==> flow/design.v <==
`timescale 1ns / 1ps
module signed_mult(a , b , out);
    output [31:0] out;
    input signed [31:0] a;
    input signed [31:0] b;
    wire signed [63:0] mult_out;
    assign mult_out = a*b;
    assign out  = {mult_out[63] , mult_out[55:25]};
endmodule
`timescale 1ns / 1ps
module Lorenz(clk , rst , en , seed_x , seed_y , seed_z , x , y , z);
    wire signed [31:0] sigma = {7'b0001010 , 25'b0};  
    wire signed [31:0] beta = {7'b0000010 , 25'b1010101010101010101010101};  
    wire signed [31:0] rho = {7'b0011100 , 25'b0};  
    wire signed [31:0] scale = {7'b0000001 , 20'b10000000001010101010};
    wire signed [31:0] dt = {7'b0 , 20'b00000001000000000000};
    parameter signed [31:0] xo = {7'b1000001 , 25'b0};  
    parameter signed [31:0] yo = {7'b0 , 25'b0001100110011001100110011};  
    parameter signed [31:0] zo = {7'b0011001 , 25'b0};  
    input wire clk;
    input wire rst;
    input wire en;
    input wire signed [31:0] seed_x;
    input wire signed [31:0] seed_y;
    input wire signed [31:0] seed_z;
    output reg signed [31:0] x;
    output reg signed [31:0] y;
    output reg signed [31:0] z;
    reg signed [26:0] dx;
    reg signed [26:0] dy;
    reg signed [26:0] dz;
    wire signed [31:0] m1 , m2 , m3 , m4 , m5 , m6 , m7 , m8 , m9;
    signed_mult sm1 (.a(m1) , .b(sigma) , .out(m2));
    signed_mult sm2 (.a(m3) , .b(m4) , .out(m5));
    signed_mult sm3 (.a(m3) , .b(y) , .out(m6));
    signed_mult sm4 (.a(m7) , .b(beta) , .out(m8));
    assign m1 = (y - x) >>> 8;
    assign m3 = x >>> 8;
    assign m4 = rho - z;
    assign m7 = z >>> 8;
    assign m9 = (y >>> 8);
    always@(posedge clk)
    begin
        if (rst)
        begin
            x <= seed_x;
            y <= seed_y;
            z <= seed_z;
        end
        else if (en)
        begin
            x <= x + m2;
            y <= y + m5 - m9;
            z <= z + m6 - m8;
        end
    end
endmodule
`timescale 1ns / 1ps
module Slowclock(
    input clk,
    input rst,
    output slowclock,
    output slowclock_rise
    );
    reg [25:0] counter;
    reg clockout;
    always@(posedge clk)
    begin
        if (rst)
        begin
            counter <= 0;
            clockout <= 0;
        end
        else if( counter == 1)
        begin
            clockout <= !clockout;        
            counter <= 0;
        end
        else
            counter <= counter + 1;
    end
    assign slowclock = clockout;
    assign slowclock_rise = (counter == 1) && !clockout;
endmodule
`timescale 1ns / 1ps
module UART_Tx1
    #(parameter CLKS_PER_BIT = 435)
    (
        input clk,
        input rst,
        input Tx_s,
        input [7:0] Tx_Data,
        output Tx_Active,
        output reg Tx_serial_out,
        output Tx_Done
    );
    localparam TX_IDLE = 3'b000;
    localparam TX_START_BIT = 3'b001;
    localparam TX_DATA_SEND = 3'b010;
    localparam TX_STOP = 3'b011;
    localparam TX_CLEAN = 3'b100;
    reg [2:0] MAIN_STATE;
    reg [9:0] clk_count;
    reg [2:0] Bit_Index;
    reg [7:0] Send_Data;
    reg       Done;
    reg       Active;
    always@(posedge clk)
    begin
        if (rst)
        begin
            MAIN_STATE <= TX_IDLE;
            clk_count <= 0;
            Bit_Index <= 0;
            Send_Data <= 0;
            Done <= 1'b0;
            Active <= 1'b0;
            Tx_serial_out <= 1'b1;
        end
        else
        case(MAIN_STATE)
            TX_IDLE:
                begin
                    Tx_serial_out <= 1'b1;
                    Done <= 1'b0;
                    clk_count <= 1'b0;
                    Bit_Index <= 1'b0;
                    if(Tx_s == 1'b1)
                        begin
                            Active <= 1'b1;
                            Send_Data <= Tx_Data;
                            MAIN_STATE <= TX_START_BIT;
                        end
                     else
                        MAIN_STATE <= TX_IDLE;
                end
            TX_START_BIT:
                begin
                    Tx_serial_out <= 1'b0;
                    if(clk_count < CLKS_PER_BIT - 1)
                        begin
                            clk_count <= clk_count + 1;
                            MAIN_STATE <= TX_START_BIT;
                        end
                    else
                        begin    
                            clk_count <= 1'b0;
                            MAIN_STATE <= TX_DATA_SEND;
                        end
                end       
            TX_DATA_SEND:
                begin
                    Tx_serial_out <= Send_Data[Bit_Index];
                    if(clk_count < CLKS_PER_BIT - 1)
                        begin
                            clk_count <= clk_count + 1;
                            MAIN_STATE <= TX_DATA_SEND;
                        end
                    else
                        begin
                            clk_count <= 1'b0;
                            if(Bit_Index < 7)
                                begin
                                    Bit_Index <= Bit_Index + 1;
                                    MAIN_STATE <= TX_DATA_SEND;
                                end
                            else
                                begin
                                    Bit_Index <= 1'b0;
                                    MAIN_STATE <= TX_STOP;
                                end
                        end
                end
            TX_STOP:
                begin
                    Tx_serial_out <= 1'b1;
                    if(clk_count < CLKS_PER_BIT - 1)
                        begin
                            clk_count <= clk_count + 1;
                            MAIN_STATE <= TX_STOP;
                        end
                    else
                        begin
                            Done <= 1'b1;
                            clk_count <= 1'b0;
                            MAIN_STATE <= TX_CLEAN;
                            Active <= 1'b0;
                        end    
                end
            TX_CLEAN:
                begin
                    Done <= 1'b1;
                    MAIN_STATE <= TX_IDLE;
                end
            default:
                MAIN_STATE <= TX_IDLE;    
        endcase
    end
    assign Tx_Active = Active;
    assign Tx_Done = Done;
endmodule
`timescale 1ns / 1ps
module delta_sigma_dac(clk, rst, PWM_in, PWM_out);
input wire clk;
input wire rst;
input wire [15:0] PWM_in;
output reg PWM_out;
reg [16:0] PWM_accumulator;
wire [16:0] PWM_sum = PWM_accumulator + PWM_in;
always @(posedge clk) 
begin
     if (rst)
     begin
          PWM_accumulator <= 0;
          PWM_out <= 0;
     end
     else
     begin
          PWM_out <= PWM_sum[16];
          PWM_accumulator <= {1'b0, PWM_sum[15:0]};
     end
end 
endmodule
`timescale 1ns / 1ps
module Lorenz3D(
    clk,
    rst,
    seed_x,
    seed_y,
    seed_z,
    pinX,
    pinY,
    pinZ,
	serial_data,
    x,
    y,
    z
    );
	input wire clk;
    input wire rst;
    input wire [31:0] seed_x;
    input wire [31:0] seed_y;
    input wire [31:0] seed_z;
    output wire pinX;
    output wire pinY;
    output wire pinZ;
    output wire serial_data;
    output wire [31:0] x;
    output wire [31:0] y;
    output wire [31:0] z;
    reg [2:0] i;
    wire [7:0] inputdata;
    wire       done_bit;
    reg        start;
    wire       active;
    wire       out_serial;
    reg        triger;
    reg [3:0] count;
	wire signed [31:0] xm , ym , zm;
	wire signed [31:0] scale = {7'b0001001 , 25'b0000001111010111000010100};
	reg [31:0] key; 
	reg [2:0]  i_n;
	reg        start_n;
	reg        triger_n;
	reg [31:0] key_n;
	wire slowclock;
	wire slowclock_rise;
	Slowclock clock ( .clk(clk), .rst(rst), .slowclock(slowclock), .slowclock_rise(slowclock_rise));
    Lorenz  L1(
     .clk(clk),
     .rst(rst),
     .en(slowclock_rise),
     .seed_x(seed_x),
     .seed_y(seed_y),
     .seed_z(seed_z),
     .x(x),
     .y(y),
     .z(z)
    );
	UART_Tx1  #(435) U1 ( .clk(clk), .rst(rst), .Tx_s(start), .Tx_Data(inputdata), .Tx_Active(active),  .Tx_serial_out(out_serial), .Tx_Done(done_bit));
	always@(posedge clk)
    begin
        i_n = i;
        start_n = start;
        triger_n = triger;
        key_n = key;
        if(done_bit == 1'b1)
        begin
            i_n = i_n + 1;
        end
        if( i_n == 3'b000 && triger_n == 1'b1)
        begin
            key_n = x;            
            start_n = 1;
            triger_n = 0;
        end
        if(i_n == 3'b100)
        begin
            i_n = 0;
            triger_n = 1;
        end
        if (rst)
        begin
            i <= 0;
            start <= 0;
            triger <= 1;
        end
        else
        begin
            i <= i_n;
            start <= start_n;
            triger <= triger_n;
            key <= key_n;
        end
    end
	delta_sigma_dac d1 (.clk(clk), .rst(rst), .PWM_in(x[31:9]), .PWM_out(pinX));
    delta_sigma_dac d2 (.clk(clk), .rst(rst), .PWM_in(y[31:9]), .PWM_out(pinY));
	delta_sigma_dac d3 (.clk(clk), .rst(rst), .PWM_in(z[31:9]), .PWM_out(pinZ));
	signed_mult sm1 (.a(x) , .b(scale) , .out(xm));
	signed_mult sm2 (.a(y) , .b(scale) , .out(ym));
	signed_mult sm3 (.a(z) , .b(scale) , .out(zm));
	assign serial_data = out_serial;
    assign inputdata = key[((i + 1) * 8 - 1) -: 8];
endmodule
# Step by step through the tools: Lorenz3D
# What the tools print for Lorenz3D, step after step.
# Line numbers count from 1 in the design file above.
# Operators: Yosys type, input widths -> output width; for muxes data width and select width s.
# Cell names lack the library's common part.
# A cell with - has no value.
dict set report setup {
  design {Lorenz3D}
  clock {clk}
  lib {sky130hd}
  pvt_corner {tt_025C_1v80}
}

# After elaboration
# Yosys after proc, flatten, opt, wreduce and memory -nomap, before mapping. Memory bits, and registers merged into a memory's read port (data or address), are not among the register bits. Print and check cells are not counted.
dict set report bits {
  elab_cells 97
  ff_bits 240
  output_inout_bits 100
  in_bits 98
}
dict set report classes {
  mul 4
  n_shift 2
  equal 8
  muxes 21
  n_reduce_logical 18
  bitwise 1
  addsub 17
  compare 2
}
# op n
set op_table {}
lappend op_table {{$mul 24x32->56} 2}
lappend op_table {{$mul 24x28->52 const B} 1}
lappend op_table {{$mux 32} 6}
lappend op_table {{$mul 24x4->28 const B} 1}
lappend op_table {{$add 32x31->32} 2}
lappend op_table {{$sub 32x32->32} 2}
lappend op_table {{$add 17x16->17} 3}
lappend op_table {{$sub 31x32->32 const A} 1}
lappend op_table {{$shiftx 32x10->8} 1}
lappend op_table {{$sub 32x24->32} 1}
lappend op_table {{$add 32x29->32} 1}
lappend op_table {{$add 26x1->26 const B} 1}
lappend op_table {{$eq 26x1->1 const B} 1}
lappend op_table {{$pmux 10 s2} 1}
lappend op_table {{$mux 3} 5}
lappend op_table {{$pmux 3 s4} 1}
lappend op_table {{$add 10x1->10 const B} 1}
lappend op_table {{$lt 10x9->1 const B} 1}
lappend op_table {{$sub 9x5->10 const B} 1}
lappend op_table {{$mux 10} 1}
lappend op_table {{$add 8x2->9 const B} 1}
lappend op_table {{$reduce_and 2->1} 4}
lappend op_table {{$sub 7x1->8 const B} 1}
lappend op_table {{$shiftx 8x3->1} 1}
lappend op_table {{$reduce_or 2->1} 3}
lappend op_table {{$eq 3x2->1 const B} 2}
lappend op_table {{$eq 3x3->1 const B} 2}
lappend op_table {{$logic_not 3->1} 2}
# Not listed: further kinds 16, cells in them 23.

# Logic depth
# Yosys ltp: most cells in a row. Word level: on the elaborated netlist, between registers, memories and ports. Mapped: between sequential cells and ports; inverters and the memories' decode and read muxes count.
dict set report logic_depth {
  depth_word 6
  ABC_AREA 1
  mapped_depth 54
  ltp_nobuf 53
}

# Mapped cells and area
# Yosys stat after the flow's synthesis: flattened, memories mapped to cells. It holds for the ABC_AREA given above (unset counts as 0); a run with the other value may have another netlist.
dict set report synth_totals {
  stdcells 11144
  flip_flops 239
  synth_area_um2 86155.1
  sequential_area_um2 6065.8
}
# type n area_total_um2
set types {}
lappend types {fa_1 1775 3.55E+04}
lappend types {inv_1 2793 1.05E+04}
lappend types {ha_1 720 9008.64}
lappend types {nand2_1 2367 8.88E+03}
lappend types {nor2_1 1066 4E+03}
lappend types {edfxtp_1 128 3.84E+03}
lappend types {a21oi_1 450 2252.16}
lappend types {dfxtp_1 111 2.22E+03}
lappend types {nand3_1 342 1.71E+03}
lappend types {o21ai_0 323 1616.55}
lappend types {clkbuf_1 242 908.371}
lappend types {xor2_1 100 875.84}
lappend types {xnor2_1 66 578.054}
lappend types {nand4_1 87 544.272}
lappend types {nor3_1 95 475.456}
lappend types {o21bai_1 53 397.882}
lappend types {a21o_1 40 300.288}
lappend types {a31oi_1 47 294.032}
# Other cell types: 40; their cells: 339.

# Path before layout
# Source: OpenSTA report_checks on the synthesized netlist (no wires, ideal clock, input and output delay 20% of the period each), path of least setup slack; recovery checks are left aside. Register names are those of the netlist, which keeps one name where synthesis merged equal registers.
dict set report synth_timing {
  kind {register to register}
  start {register L1.z[0]}
  end {register L1.y[23]}
  arrival_time_ns 9.091
  setup_ns 0.254
  path_slack_ns 10.655
  stages 47
  delay_ns 9.345
  tclk_ns 20.0
  synth_period_reached_ns 9.345
}
# "delay_ns" is the arrival time less input delay plus setup time.
# "stages" counts driving pins, that of a launching flip-flop among them; a cell with two outputs on the path counts twice.
# "synth_period_reached_ns" = period - worst setup slack (recovery checks aside). The figure is calculated, with input and output delays left at 20% of the set period.
# The rows between start and end are the longest chain of elaborated cells between them; the timing report does not say that the signal goes this way. Where chains are equally long, one stands for them.
# Each line given opens the expression or statement behind the cell; cells for indexed reads and writes are added by Yosys, which also makes memories of some case tables.
dict set report synth_via {
  path_cell_list {edfxtp_1 > nor3_2 > nand2_1 > nor2_2 > nand2_2 > nor2_4 > nand2_2 > nor2_4 > nand3_2 > nand2_1 > nand2_2 > nand2_4 > buf_8 > nor2_1 > fa_1 > inv_1 > fa_1 > fa_1 > [... 11 more ...] > nor2_1 > inv_1 > nor2_1 > nand3_1 > or2_1 > nand3_1 > xor2_1 > fa_1 > ha_1 > inv_1 > o21bai_1 > nor2_1 > nand2_1 > inv_1 > nand3_1 > or2_2 > nand3_1 > nand2_1}
  elab_chain_len 6
}
# item line
set synth_lines {}
lappend synth_lines {{from (decl)} 28} ;# output reg signed [31:0] z;
lappend synth_lines {{from (assign)} 48} ;# z <= seed_z;
lappend synth_lines {{from (assign)} 54} ;# z <= z + m6 - m8;
lappend synth_lines {{$sub 31x32->32} 39} ;# assign m4 = rho - z;
lappend synth_lines {{$mul 24x32->56} 7} ;# assign mult_out = a*b;
lappend synth_lines {{$add 32x31->32} 53} ;# y <= y + m5 - m9;
lappend synth_lines {{$sub 32x24->32} 53}
lappend synth_lines {{$mux 32} 50} ;# else if (en)
lappend synth_lines {{$mux 32} 44} ;# if (rst)
lappend synth_lines {{to (assign)} 47} ;# y <= seed_y;
lappend synth_lines {{to (assign)} 53}
lappend synth_lines {{to (decl)} 27} ;# output reg signed [31:0] y;

# Worst path after layout
# Path of least setup slack in the final report of job 1 (OpenROAD, finished layout, wires in). Where an end is a register, its clock arrival counts in the times.
dict set report layout_timing {
  kind {register to register}
  start {register L1.z[0]}
  end {register L1.y[30]}
  path_slack_ns 2.79
  arrival_time_ns 13.61
  stages 45
  tclk_ns 16.0
  setup_ns 0.25
}
# The rows between start and end are the longest chain of elaborated cells between them; the timing report does not say that the signal goes this way. Where chains are equally long, one stands for them.
dict set report layout_via {
  path_cell_list {edfxtp_1 > buf_4 > inv_1 > ha_1 > nand2_1 > nor2_1 > nand2_1 > inv_1 > nand4_1 > nand2_1 > clkinv_1 > nand2_1 > fa_1 > fa_1 > inv_1 > fa_1 > fa_1 > fa_1 > [... 9 more ...] > nand2_1 > nand2_1 > xor2_1 > fa_1 > ha_1 > nand2_1 > nor2_1 > inv_1 > nor2_1 > nand2_1 > nand3_1 > nand2_1 > nand2_1 > nand4_1 > nand2_1 > nand2_1 > nand3_1 > nand2_1}
  elab_chain_len 6
}
# item line
set layout_lines {}
lappend layout_lines {{from (decl)} 28} ;# output reg signed [31:0] z;
lappend layout_lines {{from (assign)} 48} ;# z <= seed_z;
lappend layout_lines {{from (assign)} 54} ;# z <= z + m6 - m8;
lappend layout_lines {{$sub 31x32->32} 39} ;# assign m4 = rho - z;
lappend layout_lines {{$mul 24x32->56} 7} ;# assign mult_out = a*b;
lappend layout_lines {{$add 32x31->32} 53} ;# y <= y + m5 - m9;
lappend layout_lines {{$sub 32x24->32} 53}
lappend layout_lines {{$mux 32} 50} ;# else if (en)
lappend layout_lines {{$mux 32} 44} ;# if (rst)
lappend layout_lines {{to (assign)} 47} ;# y <= seed_y;
lappend layout_lines {{to (assign)} 53}
lappend layout_lines {{to (decl)} 27} ;# output reg signed [31:0] y;

; Settings and measured results of 3 stored flow runs for module Lorenz3D (sky130hd), not sorted in any way. The constraints put input and output delay at 20% of the set period each and load the outputs with 0.01 pF.
; "period_less_ws_ns" = clock period - worst setup slack. The figure is calculated, with input and output delays left at 20% of the set period.

[job 1: settings]
ABC_AREA = 1
CAP_MARGIN = 15
CELL_PAD_IN_SITES_DETAIL_PLACEMENT = 2
CELL_PAD_IN_SITES_GLOBAL_PLACEMENT = 2
CORE_UTILIZATION = 38
SETUP_SLACK_MARGIN = 0.53
period_ns = 16.0
CORE_MARGIN = 2
SLEW_MARGIN = 20
[job 1: results]
final_util_pct = 41.4
dieArea_um2 = 230549.0
holdWs_ns = 0.468
tns_ns = 0.000
synthArea_um2 = 86155.1
timing.setup.ws_ns = 2.789
period_less_ws_ns = 13.211
final_stdcell_area_um2 = 93210.6

[job 2: settings]
CELL_PAD_IN_SITES_GLOBAL_PLACEMENT = 1
CORE_UTILIZATION = 54
GPL_TIMING_DRIVEN = 1
PLACE_DENSITY = 0.82
SETUP_SLACK_MARGIN = 0.64
TNS_END_PERCENT = 20
period_ns = 24.0
CAP_MARGIN = 20
CORE_MARGIN = 2
SLEW_MARGIN = 20
[job 2: results]
final_util_pct = 58.5
dieArea_um2 = 146031.0
holdWs_ns = 0.458
tns_ns = 0.000
synthArea_um2 = 77214.1
timing.setup.ws_ns = 10.225
period_less_ws_ns = 13.775
final_stdcell_area_um2 = 82869.5

[job 3: settings]
CAP_MARGIN = 10
CORE_ASPECT_RATIO = 1.03
CORE_UTILIZATION = 40
CTS_CLUSTER_DIAMETER = 308
GPL_TIMING_DRIVEN = 1
MAX_ROUTING_LAYER = met5
MIN_ROUTING_LAYER = met1
PLACE_DENSITY_LB_ADDON = 0.09
SETUP_SLACK_MARGIN = -0.43
TNS_END_PERCENT = 90
period_ns = 20.0
CORE_MARGIN = 2
SLEW_MARGIN = 20
[job 3: results]
final_util_pct = 43.7
dieArea_um2 = 196566.0
holdWs_ns = 0.456
tns_ns = 0.000
synthArea_um2 = 77214.1
timing.setup.ws_ns = 6.150
period_less_ws_ns = 13.850
final_stdcell_area_um2 = 83760.3
